==> flow/design.v <==
`timescale 1ns / 1ps
module complex_multiplier#(parameter INPUT_DATA_WIDTH = 16)
    (
        input  wire                                    i_clk,
        input  wire                                    i_rst,
        input  wire signed [INPUT_DATA_WIDTH-1:0]      i_real_h,
        input  wire signed [INPUT_DATA_WIDTH-1:0]      i_imag_h,
        input  wire signed [INPUT_DATA_WIDTH-1:0]      i_real_y,
        input  wire signed [INPUT_DATA_WIDTH-1:0]      i_imag_y,
        output reg  signed [INPUT_DATA_WIDTH*2:0]      o_real,
        output reg  signed [INPUT_DATA_WIDTH*2:0]      o_imag
    );
    reg signed [INPUT_DATA_WIDTH*2-1:0] ac;
    reg signed [INPUT_DATA_WIDTH*2-1:0] ad;
    reg signed [INPUT_DATA_WIDTH*2-1:0] cb;
    reg signed [INPUT_DATA_WIDTH*2-1:0] bd;
    always@(posedge i_clk) begin
        if(i_rst)begin
            o_real <= 0;
            o_imag <= 0;
            ac     <= 0;
            ad     <= 0;
            cb     <= 0;
            bd     <= 0;
        end         
        else begin
            ac <= i_real_h * i_real_y;
            ad <= i_real_h * i_imag_y;
            cb <= i_real_y * i_imag_h;
            bd <= i_imag_h * i_imag_y;
            o_real <= ac - bd;
            o_imag <= ad + cb;
        end
    end
endmodule
# Tool chain data of complex_multiplier

Tool output for the design above, in the order of the flow.
Line numbers count from 1 in the design file above.
Cell names lack the library's common part.
Not given: -

Top: complex_multiplier
Clock input: i_clk
Standard-cell library: sky130hd
Timing corner: tt_025C_1v80

# Elaborated design

Yosys after proc, flatten, opt, wreduce and memory -nomap, before mapping. Enables and synchronous resets that opt folds into registers are not counted as muxes. Memory bits, and registers merged into a memory's read port (data or address), are not among the register bits. Print and check cells are not counted. Equal cells are merged and count once.

$add $sub $neg: 2
Multiply operators: 4

Operators with widths:

| cell                                           | number |
| 16-bit by 16-bit multiplier with 32-bit output | 4 |
| 32-bit by 32-bit adder with 33-bit output      | 1 |
| 32-bit by 32-bit subtractor with 33-bit output | 1 |

Bits in registers: 194
Bits of input ports: 66
Cells after elaboration: 12

# Depth

Longest topological path by Yosys (ltp), each cell counted once; first at word level (registers and memories cut), then after technology mapping (sequential cells cut; the memories' decode and read muxes count).

Depth in word-level cells: 1
ABC_AREA: 0
Gate-level depth with buffers: 25

# After synthesis

Yosys stat after the flow's synthesis: flattened, memories mapped to cells. It holds for the ABC_AREA given above (unset counts as 0); a run with the other value may have another netlist.

Cell count: 5,189
Synthesis area: 47,160.2 um^2
Sequential area: 3,883.7 um^2
Flip-flops: 194

Cells by type:

| cell type | number | total area (um^2) |
| fa_1      | 1,050  | 2.1E+04 |
| ha_1      | 392    | 4.9E+03 |
| inv_1     | 1,204  | 4.52E+03 |
| dfxtp_1   | 194    | 3.88E+03 |
| and2_1    | 514    | 3.22E+03 |
| nand2_1   | 531    | 1.99E+03 |
| nor2_1    | 244    | 915.878 |
| xnor2_1   | 104    | 910.874 |
| clkbuf_1  | 214    | 803.27 |
| a21oi_1   | 114    | 570.547 |
| xor2_1    | 56     | 490.47 |
| a21o_1    | 64     | 480.461 |
| o21ai_0   | 76     | 380.365 |
| o21a_1    | 35     | 262.752 |
| nor2b_1   | 40     | 250.24 |
| nor3_1    | 50     | 250.24 |
| nand2b_1  | 31     | 193.936 |
| a211oi_1  | 25     | 187.68 |

Other cell types: 55; their cells: 251.

# Worst setup path after synthesis

Path of least setup slack by OpenSTA after synthesis, without wires, with an ideal clock, recovery checks aside; 20% of the period is set as input and as output delay. Where synthesis merged equal registers, the netlist keeps one of their names.

Path kind: in2reg
Start point: in i_real_h[15]
End point: reg ad[30]
Period: 10.0 ns
Input delay: 2.000 ns
Data arrival time: 7.827 ns
Data required time: 9.879 ns
Slack: 2.053 ns
Path delay: 5.948 ns
Driving pins on the path: 21
Buffers on the path: 1
Period reached after synthesis: 7.947 ns

"path delay" = arrival - input delay + setup time.
"driving pins on the path" counts driving pins, that of a launching flip-flop among them; a cell with two outputs on the path counts twice.
"period reached after synthesis" is the clock period less the worst setup slack; recovery checks do not enter. This is arithmetic on one report: input and output delays are still those of the set period (20% each).
The rows between start and end are the longest chain of elaborated cells between them; the timing report does not say that the signal goes this way. Where chains are equally long, one stands for them.
A line is the first line of the expression or statement that the cell stems from. Yosys adds cells for indexed reads and writes and turns some case tables into memories.

Cell sequence: clkbuf_1 -> nand2_1 -> inv_1 -> fa_1 -> fa_1 -> fa_1 -> fa_1 -> fa_1 -> inv_1 -> fa_1 -> inv_1 -> ha_1 -> a21o_1 -> a21o_1 -> a21o_1 -> a221o_1 -> a311o_1 -> a21oi_1 -> nor2_1 -> o41ai_1 -> mux2_2
Cells in the longest elaborated chain: 1
Elaborated cells on any way between the ends: 1
RTL lines with such cells: 1
Those cells by class: 1 x mul

Ends and longest elaborated chain, post-synthesis:

| element                                        | RTL line | text |
| from (decl)                                    | 6        | `input  wire signed [INPUT_DATA_WIDTH-1:0]      i_real_h,` |
| 16-bit by 16-bit multiplier with 32-bit output | 28       | `ad <= i_real_h * i_imag_y;` |
| to (assign)                                    | 22       | `ad     <= 0;` |
| to (assign)                                    | 28       |  |
| to (decl)                                      | 14       | `reg signed [INPUT_DATA_WIDTH*2-1:0] ad;` |

# Timing after layout

From the final timing report of job 1: the path of least setup slack in the routed layout; clock arrival at registers is part of the times.

Path kind: in2reg
Start point: in i_imag_h[7]
End point: reg bd[28]
Period: 9.0 ns
Input delay: 1.80 ns
Data arrival time: 8.71 ns
Data required time: 9.35 ns
Slack: 0.64 ns
Driving pins on the path: 24
Buffers on the path: 2

The rows between start and end are the longest chain of elaborated cells between them; the timing report does not say that the signal goes this way. Where chains are equally long, one stands for them.

Cell sequence: clkdlybuf4s50_1 -> buf_4 -> nand2_1 -> fa_1 -> inv_1 -> fa_1 -> inv_1 -> fa_1 -> inv_1 -> fa_1 -> fa_1 -> inv_1 -> fa_1 -> inv_1 -> ha_1 -> a21o_1 -> a21o_1 -> or3_1 -> or3_1 -> nand2_1 -> o211ai_1 -> a41oi_1 -> xor2_1 -> nor2_1
Cells in the longest elaborated chain: 1
Elaborated cells on any way between the ends: 1
RTL lines with such cells: 1
Those cells by class: 1 x mul

Ends and longest elaborated chain, after layout:

| element                                        | RTL line | text |
| from (decl)                                    | 7        | `input  wire signed [INPUT_DATA_WIDTH-1:0]      i_imag_h,` |
| 16-bit by 16-bit multiplier with 32-bit output | 30       | `bd <= i_imag_h * i_imag_y;` |
| to (assign)                                    | 24       | `bd     <= 0;` |
| to (assign)                                    | 30       |  |
| to (decl)                                      | 16       | `reg signed [INPUT_DATA_WIDTH*2-1:0] bd;` |

==> results <==
Flow measurements of complex_multiplier on sky130hd: 6 stored runs with different settings, listed in no order. Input and output delays are each 20% of the period that was set; the output load is 0.01 pF.
"clock period achieved": clock period set for the run, less the worst setup slack. It is reckoned from that one timing run; input and output delays stay at 20% of the period that was set.
"worst path time" = time allowed to the worst setup path (clock period - input delay - output delay, where it has them) - its slack; a late launch clock adds to it, a late capture clock takes from it.
A setting shown as . is not set for that run.

| setting or result                         | job 1     | job 2     | job 3     | job 4     | job 5     | job 6     |
| CORE_UTILIZATION                          | 40        | 15        | 41        | 40        | 41        | 40        |
| SETUP_SLACK_MARGIN                        | -0.71     | 0.67      | 3.34      | .         | 1.39      | .         |
| period_ns                                 | 9.0       | 8.57      | 14.7      | 8.47      | 5.86      | 6.91      |
| CAP_MARGIN                                | 20        | 20        | 0         | 15        | 30        | 20        |
| CORE_MARGIN                               | 2         | 8         | 2         | 2         | 2         | 2         |
| SLEW_MARGIN                               | 20        | 10        | 15        | 20        | 25        | 20        |
| ABC_AREA                                  | .         | 1         | .         | .         | .         | .         |
| CELL_PAD_IN_SITES_DETAIL_PLACEMENT        | .         | 0         | 0         | .         | .         | .         |
| CELL_PAD_IN_SITES_GLOBAL_PLACEMENT        | .         | 0         | .         | .         | 2         | .         |
| CORE_ASPECT_RATIO                         | .         | 1.03      | 0.54      | .         | 0.7       | .         |
| CTS_CLUSTER_SIZE                          | .         | 54        | .         | 55        | 21        | 55        |
| GPL_ROUTABILITY_DRIVEN                    | .         | 0         | .         | 0         | 0         | .         |
| GPL_TIMING_DRIVEN                         | .         | 0         | .         | .         | .         | .         |
| HOLD_SLACK_MARGIN                         | .         | 0.03      | .         | .         | .         | .         |
| MIN_ROUTING_LAYER                         | .         | met2      | .         | .         | met1      | .         |
| PLACE_DENSITY_LB_ADDON                    | .         | 0.11      | 0.3       | .         | 0.24      | .         |
| TNS_END_PERCENT                           | .         | .         | .         | 90        | .         | 90        |
| CTS_CLUSTER_DIAMETER                      | .         | .         | .         | .         | 335       | .         |
| worst hold slack (ns)                     | 0.544     | 0.586     | 0.512     | 0.546     | 0.582     | 0.503     |
| worst setup slack after layout (ns)       | 0.645     | 0.824     | 4.846     | 0.312     | -0.747    | 0.064     |
| standard-cell area after layout (um^2)    | 51,744.6  | 61,541.5  | 50,711.1  | 52,511.6  | 63,940.1  | 59,291.9  |
| area of the synthesized netlist (um^2)    | 47,160.2  | 52,351.5  | 47,160.2  | 47,160.2  | 47,160.2  | 47,160.2  |
| clock period achieved (ns)                | 8.355     | 7.746     | 9.854     | 8.158     | 6.607     | 6.846     |
| total negative slack on setup checks (ns) | 0.000     | 0.000     | 0.000     | 0.000     | -36.983   | 0.000     |
| worst path time (ns)                      | 6.56      | 6.03      | 6.91      | 6.46      | 5.44      | 5.46      |
| worst path kind                           | in2reg    | in2reg    | in2reg    | in2reg    | in2reg    | in2reg    |
| die area (um^2)                           | 120,662.0 | 368,173.0 | 117,884.0 | 120,662.0 | 117,797.0 | 120,662.0 |
